==> flow/design.v <==
module Decoder (
input  wire [1:0] IN ,
output reg  [3:0] OUT
);
always @(*)
  begin
  OUT = 4'b0000 ;
    case (IN)
     2'b00 : OUT = 4'b0001 ;
     2'b01 : OUT = 4'b0010 ;          
     2'b10 : OUT = 4'b0100 ;     
     2'b11 : OUT = 4'b1000 ;     
   endcase
 end 
 endmodule
module ARITHMETIC_UNIT 
#( parameter IN_DATA_WIDTH = 16,
             OUT_DATA_WIDTH = 16
)
(
input  wire [IN_DATA_WIDTH-1:0]   A   ,
input  wire [IN_DATA_WIDTH-1:0]   B   ,
input  wire [1:0]                 ALU_FUNC ,
input  wire                       CLK ,
input  wire                       Arith_enable ,
output reg                        Carry_OUT,
output reg [OUT_DATA_WIDTH-1:0]   Arith_OUT,
output reg                        Arith_Flag
);
reg [OUT_DATA_WIDTH-1:0]  Arith_OUT_comb  ;
reg                       Arith_Flag_comb ;
wire                      Carry_OUT_comb  ;
always @ (posedge CLK)
 begin 
   Arith_OUT <= Arith_OUT_comb ;
   Carry_OUT <= Carry_OUT_comb ;
   Arith_Flag <= Arith_Flag_comb ;
	end
always @ (*)
 begin 
    Arith_OUT_comb = 1'b0 ;
    Arith_Flag_comb = 1'b0 ;
	if(Arith_enable)
      case (ALU_FUNC)
      2'b00 : begin
              Arith_OUT_comb = A + B ;
              Arith_Flag_comb = 1'b1 ;              
		      end
      2'b01 : begin
              Arith_OUT_comb = A - B ;
              Arith_Flag_comb = 1'b1 ;           
		      end
      2'b10 : begin
              Arith_OUT_comb = A * B ;
              Arith_Flag_comb = 1'b1 ;           
		      end
      2'b11 : begin
              Arith_OUT_comb = (B == 0) ? {IN_DATA_WIDTH{1'b1}} : A / B ;   
              Arith_Flag_comb = 1'b1 ;           
		      end
      endcase
	else
	 begin
      Arith_OUT_comb = 'b0 ;
      Arith_Flag_comb = 1'b0 ;
     end
 end
assign Carry_OUT_comb = Arith_OUT_comb [IN_DATA_WIDTH] ;
 endmodule
module LOGIC_UNIT 
#( parameter IN_DATA_WIDTH = 16 ,
             OUT_DATA_WIDTH = 16
)
(
input  wire [IN_DATA_WIDTH-1:0]  A   ,
input  wire [IN_DATA_WIDTH-1:0]  B   ,
input  wire [1:0]                ALU_FUNC ,
input  wire                      CLK ,
input  wire                      Logic_enable ,
output reg [OUT_DATA_WIDTH-1:0]  Logic_OUT,
output reg                       Logic_Flag
);
reg [OUT_DATA_WIDTH-1:0]  Logic_OUT_comb  ;
reg                       Logic_Flag_comb ;
always @ (posedge CLK)
 begin 
   Logic_OUT  <= Logic_OUT_comb ;
   Logic_Flag <= Logic_Flag_comb ;
	end
always @ (*)
 begin 
    Logic_OUT_comb = 1'b0 ;
    Logic_Flag_comb = 1'b0 ;
	if(Logic_enable)
      case (ALU_FUNC)
      2'b00 : begin
              Logic_OUT_comb = A & B ;
              Logic_Flag_comb = 1'b1 ;              
		      end
      2'b01 : begin
              Logic_OUT_comb = A | B ;
              Logic_Flag_comb = 1'b1 ;           
		      end
      2'b10 : begin
              Logic_OUT_comb = ~(A & B) ;
              Logic_Flag_comb = 1'b1 ;           
		      end
      2'b11 : begin
              Logic_OUT_comb = ~(A | B) ;
              Logic_Flag_comb = 1'b1 ;           
		      end
      endcase
	else
	 begin
      Logic_OUT_comb = 1'b0 ;
      Logic_Flag_comb = 1'b0 ;
     end
 end
 endmodule
module SHIFT_UNIT 
#( parameter IN_DATA_WIDTH = 16 ,
             OUT_DATA_WIDTH = 16
)
(
input  wire [IN_DATA_WIDTH-1:0]  A   ,
input  wire [IN_DATA_WIDTH-1:0]  B   ,
input  wire [1:0]                ALU_FUNC ,
input  wire                      CLK ,
input  wire                      Shift_enable ,
output reg  [OUT_DATA_WIDTH-1:0] Shift_OUT,
output reg                       Shift_Flag
);
reg [OUT_DATA_WIDTH-1:0]  Shift_OUT_comb  ;
reg                       Shift_Flag_comb ;
always @ (posedge CLK)
 begin 
   Shift_OUT  <= Shift_OUT_comb ;
   Shift_Flag <= Shift_Flag_comb ;
	end
always @ (*)
 begin 
    Shift_OUT_comb = 1'b0 ;
    Shift_Flag_comb = 1'b0 ;
	if(Shift_enable)
      case (ALU_FUNC)
      2'b00 : begin
              Shift_OUT_comb = A >> 1  ;
              Shift_Flag_comb = 1'b1 ;              
		      end
      2'b01 : begin
              Shift_OUT_comb = A << 1 ;
              Shift_Flag_comb = 1'b1 ;           
		      end
      2'b10 : begin
              Shift_OUT_comb = B >> 1 ;
              Shift_Flag_comb = 1'b1 ;           
		      end
      2'b11 : begin
              Shift_OUT_comb = B << 1 ;
              Shift_Flag_comb = 1'b1 ;           
		      end
      endcase
	else
	 begin
      Shift_OUT_comb = 1'b0 ;
      Shift_Flag_comb = 1'b0 ;
     end
 end
 endmodule
module CMP_UNIT 
#( parameter IN_DATA_WIDTH  = 16,
             OUT_DATA_WIDTH = 16
)
(
input  wire [IN_DATA_WIDTH-1:0]   A   ,
input  wire [IN_DATA_WIDTH-1:0]   B   ,
input  wire [1:0]                 ALU_FUNC ,
input  wire                       CLK ,
input  wire                       CMP_enable ,
output reg  [OUT_DATA_WIDTH-1:0]  CMP_OUT ,
output reg                        CMP_Flag
);
reg [OUT_DATA_WIDTH-1:0]  CMP_OUT_comb  ;
reg                       CMP_Flag_comb ;
always @ (posedge CLK)
 begin 
   CMP_OUT  <= CMP_OUT_comb ;
   CMP_Flag <= CMP_Flag_comb ;
	end
always @ (*)
 begin 
    CMP_OUT_comb = 1'b0 ;
    CMP_Flag_comb = 1'b0 ;
	if(CMP_enable)
      case (ALU_FUNC)
      2'b00 : begin
              CMP_OUT_comb = 'b0  ;
              CMP_Flag_comb = 1'b1 ;              
		      end
      2'b01 : begin
              CMP_Flag_comb = 1'b1 ;  
              if (A==B)
                CMP_OUT_comb = 'b1;
              else
                CMP_OUT_comb = 'b0;			  
		      end
      2'b10 : begin
              CMP_Flag_comb = 1'b1 ;  
              if (A>B)
                CMP_OUT_comb = 'b10;
              else
                CMP_OUT_comb = 'b0;			  
		      end
      2'b11 : begin
              CMP_Flag_comb = 1'b1 ; 
              if (A<B)
                CMP_OUT_comb = 'b11;
              else
                CMP_OUT_comb = 'b0;			  
		      end
      endcase
	else
	 begin
      CMP_OUT_comb = 'b0 ;
      CMP_Flag_comb = 1'b0 ;
     end
 end
 endmodule
module ALU_TOP 
#( parameter OP_DATA_WIDTH = 16 ,
             Arith_OUT_WIDTH = OP_DATA_WIDTH + OP_DATA_WIDTH ,            
             Logic_OUT_WIDTH = OP_DATA_WIDTH ,
             Shift_OUT_WIDTH = OP_DATA_WIDTH ,
             CMP_OUT_WIDTH = 3 
)
(
input  wire [OP_DATA_WIDTH-1:0]    A   ,
input  wire [OP_DATA_WIDTH-1:0]    B   ,
input  wire [3:0]                  ALU_FUNC ,
input  wire                        CLK ,
output wire [Arith_OUT_WIDTH-1:0]  Arith_OUT,
output wire                        Carry_OUT,
output wire                        Arith_Flag,
output wire [Logic_OUT_WIDTH-1:0]  Logic_OUT,
output wire                        Logic_Flag,
output wire [Shift_OUT_WIDTH-1:0]  Shift_OUT,
output wire                        Shift_Flag,
output wire [CMP_OUT_WIDTH-1:0]    CMP_OUT,
output wire                        CMP_Flag
);
wire                  CMP_enable ;
wire                  Shift_enable ;
wire                  Logic_enable ;
wire                  Arith_enable ;
Decoder U0 (
.IN(ALU_FUNC[3:2]),
.OUT({Shift_enable,CMP_enable,Logic_enable,Arith_enable})
);
ARITHMETIC_UNIT # ( .IN_DATA_WIDTH(OP_DATA_WIDTH), .OUT_DATA_WIDTH(Arith_OUT_WIDTH)) U0_ARITHMETIC_UNIT (
.A(A),
.B(B),
.ALU_FUNC(ALU_FUNC[1:0]),
.CLK(CLK),
.Arith_enable(Arith_enable),
.Arith_OUT(Arith_OUT),
.Carry_OUT(Carry_OUT),
.Arith_Flag(Arith_Flag)
);
LOGIC_UNIT # ( .IN_DATA_WIDTH(OP_DATA_WIDTH), .OUT_DATA_WIDTH(Logic_OUT_WIDTH)) U0_LOGIC_UNIT (
.A(A),
.B(B),
.ALU_FUNC(ALU_FUNC[1:0]),
.CLK(CLK),
.Logic_enable(Logic_enable),
.Logic_OUT(Logic_OUT),
.Logic_Flag(Logic_Flag)
);
SHIFT_UNIT # ( .IN_DATA_WIDTH(OP_DATA_WIDTH), .OUT_DATA_WIDTH(Shift_OUT_WIDTH)) U0_SHIFT_UNIT (
.A(A),
.B(B),
.ALU_FUNC(ALU_FUNC[1:0]),
.CLK(CLK),
.Shift_enable(Shift_enable),
.Shift_OUT(Shift_OUT),
.Shift_Flag(Shift_Flag)
);
CMP_UNIT # ( .IN_DATA_WIDTH(OP_DATA_WIDTH), .OUT_DATA_WIDTH(CMP_OUT_WIDTH)) U0_CMP_UNIT (
.A(A),
.B(B),
.ALU_FUNC(ALU_FUNC[1:0]),
.CLK(CLK),
.CMP_enable(CMP_enable),
.CMP_OUT(CMP_OUT),
.CMP_Flag(CMP_Flag)
);
endmodule
Hand-over note for ALU_TOP

==> Step by step through the tools: ALU_TOP <==
Module ALU_TOP before and after one edit of its RTL, step after step.
Lines under "before" count in the file above, lines under "after" in the edited file.
"delta" is "after" less "before", of the values as shown; "rel_change_pct" is that difference over "before", in percent.
Cell names lack the library's common part.
{ "inputs": {"top": "ALU_TOP", "clock_port": "CLK", "library": "sky130hd", "pvt_corner": "tt_025C_1v80"} }

==> Edit of the RTL <==
The edit as a unified diff against the file above.
A script made this edit. It changes what the design does and was not meant as an optimisation.
begin of diff
@@ -236,5 +236,5 @@
 (
 input  wire [OP_DATA_WIDTH-1:0]    A   ,
-input  wire [OP_DATA_WIDTH-1:0]    B   ,
+input  wire [OP_DATA_WIDTH-1:0]    B_in   ,
 input  wire [3:0]                  ALU_FUNC ,
 input  wire                        CLK ,
@@ -249,4 +249,6 @@
 output wire                        CMP_Flag
 );
+reg [OP_DATA_WIDTH-1:0] B;
+always @(posedge CLK) B <= B_in;
 wire                  CMP_enable ;
 wire                  Shift_enable ;
end of diff

==> Elaborated design <==
Source: Yosys, flattened and elaborated, memories not mapped. Widths are those after wreduce. Registers that Yosys merges into a memory's read port (data or address) are not register bits. Print and check cells do not count.
{ "word_totals": {"columns": ["item", "before", "after", "delta", "rel_change_pct"], "rows": [
  ["word_cells", 42, 43, 1, 2.38],
  ["in_bits", 37, 37, 0, 0.00],
  ["out_inout_bits", 72, 72, 0, 0.00],
  ["reg_bits", 72, 88, 16, 22.22]
]} }
{ "classes": {"columns": ["item", "before", "after", "delta", "rel_change_pct"], "rows": [
  ["div_mod_pow", 1, 1, 0, 0.00],
  ["n_mux", 11, 11, 0, 0.00],
  ["eq_ne", 7, 7, 0, 0.00],
  ["n_mul", 1, 1, 0, 0.00],
  ["cmp", 2, 2, 0, 0.00],
  ["bitwise", 4, 4, 0, 0.00],
  ["reduce_logical", 4, 4, 0, 0.00],
  ["addsub", 2, 2, 0, 0.00]
]} }
Operator kinds equal on both sides are left out: 23.

==> Longest topological paths <==
Longest topological path by Yosys (ltp), each cell counted once; first at word level (registers and memories cut), then after technology mapping (sequential cells cut; the memories' decode and read muxes count).
{ "depth": {"columns": ["item", "before", "after", "delta", "rel_change_pct"], "rows": [
  ["word_depth", 4, 4, 0, 0.00],
  ["ABC_AREA", "0", "0", null, null],
  ["depth_mapped", 471, 483, 12, 2.55],
  ["ltp_nobuf", 434, 449, 15, 3.46]
]} }

==> Netlist <==
The flow's flattened synthesis, as Yosys stat reports it; memories are mapped. The netlist is that of the ABC_AREA named above (0 if unset); the other value can give another one.
{ "synth_totals": {"columns": ["item", "before", "after", "delta", "rel_change_pct"], "rows": [
  ["mapped_area_um2", 33913.8, 34729.6, 815.8, 2.41],
  ["stdcells", 4529, 4566, 37, 0.82],
  ["ffs", 70, 86, 16, 22.86],
  ["sequential_area_um2", 1401.3, 1721.7, 320.4, 22.86]
]} }
{ "types": {"columns": ["type", "before", "after", "delta", "rel_change_pct"], "rows": [
  ["a21o_1", 101, 75, -26, -25.74],
  ["nand2_1", 422, 397, -25, -5.92],
  ["a21oi_1", 277, 255, -22, -7.94],
  ["buf_2", 22, 5, -17, -77.27],
  ["dfxtp_1", 70, 86, 16, 22.86],
  ["buf_1", 34, 18, -16, -47.06],
  ["buf_4", 3, 19, 16, 533.33],
  ["o21a_1", 193, 208, 15, 7.77],
  ["mux2_2", 73, 87, 14, 19.18],
  ["and2_1", 41, 28, -13, -31.71],
  ["inv_1", 343, 353, 10, 2.92],
  ["clkbuf_1", 97, 107, 10, 10.31],
  ["nor2_1", 525, 534, 9, 1.71],
  ["o31ai_1", 113, 122, 9, 7.96],
  ["mux2i_1", 41, 50, 9, 21.95],
  ["o21ai_1", 17, 26, 9, 52.94],
  ["o21ai_0", 166, 174, 8, 4.82],
  ["nor4_2", 2, 10, 8, 400.00]
]} }
Cell types equal on both sides are left out: 23.
The list need not be complete.
By module: a second synthesis without flattening, with its own total; a netlist apart from the flattened one above.
{ "hier_totals": {"columns": ["item", "before", "after", "delta", "rel_change_pct"], "rows": [
  ["hier_cells", 4623, 4604, -19, -0.41],
  ["hier_area_um2", 34850.9, 35044.9, 194.0, 0.56]
]} }
Each row is one instance without its submodules.
{ "modules_before": {"columns": ["module", "area_um2", "cells", "mod_seq_area_um2", "instances"], "rows": [
  ["ARITHMETIC_UNIT", 32896.6, 4434, 660.6, 1],
  ["LOGIC_UNIT", 721.9, 56, 340.3, 1],
  ["SHIFT_UNIT", 646.9, 55, 340.3, 1],
  ["CMP_UNIT", 559.3, 74, 60.1, 1],
  ["Decoder", 26.3, 4, 0.0, 1],
  ["ALU_TOP", 0.0, 0, 0.0, 1]
]} }
{ "modules_after": {"columns": ["module", "area_um2", "cells", "mod_seq_area_um2", "instances"], "rows": [
  ["ARITHMETIC_UNIT", 32770.2, 4399, 660.6, 1],
  ["LOGIC_UNIT", 721.9, 56, 340.3, 1],
  ["SHIFT_UNIT", 646.9, 55, 340.3, 1],
  ["CMP_UNIT", 559.3, 74, 60.1, 1],
  ["ALU_TOP", 320.3, 16, 320.3, 1],
  ["Decoder", 26.3, 4, 0.0, 1]
]} }

==> Path before layout <==
Source: OpenSTA report_checks on the synthesized netlist (no wires, ideal clock, input and output delay 20% of the period each), path of least setup slack; recovery checks are left aside. Register names are those of the netlist, which keeps one name where synthesis merged equal registers.
{ "synth_timing": {"columns": ["item", "before", "after", "delta", "rel_change_pct"], "rows": [
  ["kind", "input to register", "input to register", null, null],
  ["from", "input B[1]", "input A[1]", null, null],
  ["to", "register U0_ARITHMETIC_UNIT.Arith_OUT[0]", "register U0_ARITHMETIC_UNIT.Arith_OUT[0]", null, null],
  ["path_delay_ns", 90.322, 90.502, 0.180, 0.20],
  ["stages", 439, 462, 23, 5.24],
  ["arrival_ns", 111.190, 111.376, 0.186, 0.17],
  ["path_slack_ns", -6.321, -6.502, -0.181, null],
  ["t_required_ns", 104.868, 104.874, 0.006, 0.01],
  ["input_delay_ns", 21.000, 21.000, 0.000, 0.00],
  ["path_buffers", 48, 44, -4, -8.33],
  ["tclk_ns", 105.0, 105.0, 0.0, 0.00],
  ["period_less_setup_slack_ns", 111.321, 111.502, 0.181, 0.16]
]} }
"path_delay_ns" is the arrival time less input delay plus setup time.
"stages": output pins that drive a net of the path, with the launching flip-flop's if there is one; two outputs of one cell count as two.
"period_less_setup_slack_ns" = period - worst setup slack (recovery checks aside). The figure is calculated, with input and output delays left at 20% of the set period.
The rows between start and end are the longest chain of elaborated cells between them; the timing report does not say that the signal goes this way. Where chains are equally long, one stands for them.
A line is the first line of the expression or statement that the cell stems from. Yosys adds cells for indexed reads and writes and turns some case tables into memories.
{ "synth_via_before": {"cell_sequence": "clkbuf_1 clkinv_1 ha_1 o211ai_1 nand2_1 a311oi_1 a21boi_2 ha_1 a21boi_0 o21ai_2 mux2_2 ha_1 nor3_1 a211oi_1 o21ai_2 a21o_1 ha_1 a21o_1 [403 not listed] o21ai_0 nand2b_1 a21oi_1 nor2b_1 o21ai_0 nand2b_1 a21oi_1 nor2b_1 o21ai_0 nand2b_1 a21oi_1 o21ai_0 nand2_1 o2111ai_1 nor3_1 nand4b_1 nor3_1 a221oi_2", "elab_chain_len": 3} }
{ "synth_rtl_before": {"columns": ["item", "line_no", "source"], "rows": [
  ["from (decl)", 238, "input  wire [OP_DATA_WIDTH-1:0]    B   ,"],
  ["16-bit by 16-bit divider with 32-bit output", 58, "Arith_OUT_comb = (B == 0) ? {IN_DATA_WIDTH{1'b1}} : A / B ;"],
  ["32-bit 2-to-1 mux", 58, null],
  ["32-bit parallel mux with 4-bit select", 44, "case (ALU_FUNC)"],
  ["to (assign)", 35, "Arith_OUT <= Arith_OUT_comb ;"],
  ["to (decl)", 27, "output reg [OUT_DATA_WIDTH-1:0]   Arith_OUT,"]
]} }
{ "synth_via_after": {"cell_sequence": "clkbuf_1 or4_1 nor4_2 and2_1 and3_1 ha_1 o21a_1 or3b_2 a21oi_1 ha_1 and2_1 or3_1 or4_1 nand2_1 ha_1 o21a_1 o22ai_1 or2_0 [426 not listed] o21ai_0 nand2b_1 a21oi_1 nor2b_1 o21ai_0 nand2b_1 a21oi_1 nor2b_1 o21ai_0 nand2b_1 a21oi_1 nor2b_1 o21ai_0 o211a_1 nand4_1 a211o_1 a2111oi_2 a21oi_1", "elab_chain_len": 3} }
{ "synth_rtl_after": {"columns": ["item", "line_no", "source"], "rows": [
  ["from (decl)", 237, "input  wire [OP_DATA_WIDTH-1:0]    A   ,"],
  ["16-bit by 16-bit divider with 32-bit output", 58, "Arith_OUT_comb = (B == 0) ? {IN_DATA_WIDTH{1'b1}} : A / B ;"],
  ["32-bit 2-to-1 mux", 58, null],
  ["32-bit parallel mux with 4-bit select", 44, "case (ALU_FUNC)"],
  ["to (assign)", 35, "Arith_OUT <= Arith_OUT_comb ;"],
  ["to (decl)", 27, "output reg [OUT_DATA_WIDTH-1:0]   Arith_OUT,"]
]} }

==> Path in the finished layout <==
Path of least setup slack in the final report of the runs of set A (OpenROAD, finished layout, wires in). Where an end is a register, its clock arrival counts in the times.
{ "layout_timing": {"columns": ["item", "before", "after", "delta", "rel_change_pct"], "rows": [
  ["kind", "input to register", "input to register", null, null],
  ["from", "input B[9]", "input A[1]", null, null],
  ["to", "register U0_ARITHMETIC_UNIT.Arith_OUT[0]", "register U0_ARITHMETIC_UNIT.Arith_OUT[0]", null, null],
  ["t_required_ns", 102.26, 102.29, 0.03, 0.03],
  ["arrival_ns", 98.56, 101.41, 2.85, 2.89],
  ["stages", 416, 438, 22, 5.29],
  ["input_delay_ns", 20.40, 20.40, 0.00, 0.00],
  ["path_buffers", 17, 16, -1, -5.88],
  ["path_slack_ns", 3.71, 0.87, -2.84, null],
  ["tclk_ns", 102.0, 102.0, 0.0, 0.00]
]} }
The rows between start and end are the longest chain of elaborated cells between them; the timing report does not say that the signal goes this way. Where chains are equally long, one stands for them.
{ "layout_via_before": {"cell_sequence": "dlymetal6s2s_1 or4_4 or4_4 a311oi_1 a21boi_2 ha_1 a21boi_2 o21ai_2 mux2_4 ha_4 nor2_1 a21oi_1 xnor2_1 nor4_2 a21o_1 ha_1 a21o_1 a21oi_4 [380 not listed] o21ai_1 nand2b_1 a21oi_1 nor2b_1 o21ai_1 nand2b_1 a21oi_2 nor2b_1 o21ai_1 nand2b_1 a21oi_2 o21ai_1 nand2_1 o2111ai_2 nor3_2 nand4b_1 nor3_2 a221oi_2", "elab_chain_len": 3} }
{ "layout_rtl_before": {"columns": ["item", "line_no", "source"], "rows": [
  ["from (decl)", 238, "input  wire [OP_DATA_WIDTH-1:0]    B   ,"],
  ["16-bit by 16-bit divider with 32-bit output", 58, "Arith_OUT_comb = (B == 0) ? {IN_DATA_WIDTH{1'b1}} : A / B ;"],
  ["32-bit 2-to-1 mux", 58, null],
  ["32-bit parallel mux with 4-bit select", 44, "case (ALU_FUNC)"],
  ["to (assign)", 35, "Arith_OUT <= Arith_OUT_comb ;"],
  ["to (decl)", 27, "output reg [OUT_DATA_WIDTH-1:0]   Arith_OUT,"]
]} }
{ "layout_via_after": {"cell_sequence": "clkdlybuf4s50_1 or4_4 nor4_4 buf_4 and2_4 and3_1 ha_1 o21a_1 or3b_4 a21oi_4 ha_4 o211a_1 or3_4 or4_4 nand2_1 ha_1 o21a_1 o22ai_2 [402 not listed] o21ai_1 nand2b_1 a21oi_1 nor2b_1 o21ai_1 nand2b_1 a21oi_2 nor2b_1 o21ai_1 nand2b_1 a21oi_2 nor2b_1 o21ai_2 o211a_1 nand4_1 a211o_1 a2111oi_2 a21oi_1", "elab_chain_len": 3} }
{ "layout_rtl_after": {"columns": ["item", "line_no", "source"], "rows": [
  ["from (decl)", 237, "input  wire [OP_DATA_WIDTH-1:0]    A   ,"],
  ["16-bit by 16-bit divider with 32-bit output", 58, "Arith_OUT_comb = (B == 0) ? {IN_DATA_WIDTH{1'b1}} : A / B ;"],
  ["32-bit 2-to-1 mux", 58, null],
  ["32-bit parallel mux with 4-bit select", 44, "case (ALU_FUNC)"],
  ["to (assign)", 35, "Arith_OUT <= Arith_OUT_comb ;"],
  ["to (decl)", 27, "output reg [OUT_DATA_WIDTH-1:0]   Arith_OUT,"]
]} }

==> Measured runs <==
Both versions went through the flow (Yosys, OpenROAD) with the same settings in each pair. Constraints: input delay and output delay 20% of the set period each, output load 0.01 pF.
{ "settings_set_A": {"CORE_UTILIZATION": 40, "period_ns": 102.0, "CAP_MARGIN": 20, "CORE_MARGIN": 2, "SLEW_MARGIN": 20} }
{ "results_set_A": {"columns": ["item", "before", "after", "delta", "rel_change_pct"], "rows": [
  ["hold_worst_slack_ns", 20.510, 0.770, -19.740, null],
  ["timing.setup.ws_ns", 3.707, 0.874, -2.833, null],
  ["finalCellArea_um2", 41403.5, 42897.4, 1493.9, 3.61],
  ["die_footprint_um2", 87128.3, 89197.8, 2069.5, 2.38],
  ["synthesis_area_um2", 33913.8, 34729.6, 815.8, 2.41]
]} }
{ "settings_set_B": {"ABC_AREA": 1, "CELL_PAD_IN_SITES_GLOBAL_PLACEMENT": 0, "CORE_ASPECT_RATIO": 1.62, "CORE_UTILIZATION": 63, "CTS_CLUSTER_SIZE": 90, "GPL_ROUTABILITY_DRIVEN": 0, "MIN_ROUTING_LAYER": "met1", "PLACE_DENSITY_LB_ADDON": 0.22, "SETUP_SLACK_MARGIN": 5.0, "TNS_END_PERCENT": 45, "period_ns": 120.0, "CAP_MARGIN": 20, "CORE_MARGIN": 2, "SLEW_MARGIN": 20} }
{ "results_set_B": {"columns": ["item", "before", "after", "delta", "rel_change_pct"], "rows": [
  ["hold_worst_slack_ns", 24.315, 0.767, -23.548, null],
  ["timing.setup.ws_ns", 13.080, 12.569, -0.511, null],
  ["finalCellArea_um2", 39223.9, 39706.8, 482.9, 1.23],
  ["die_footprint_um2", 58903.4, 59469.6, 566.2, 0.96],
  ["synthesis_area_um2", 35861.9, 36212.2, 350.3, 0.98]
]} }

End of note.
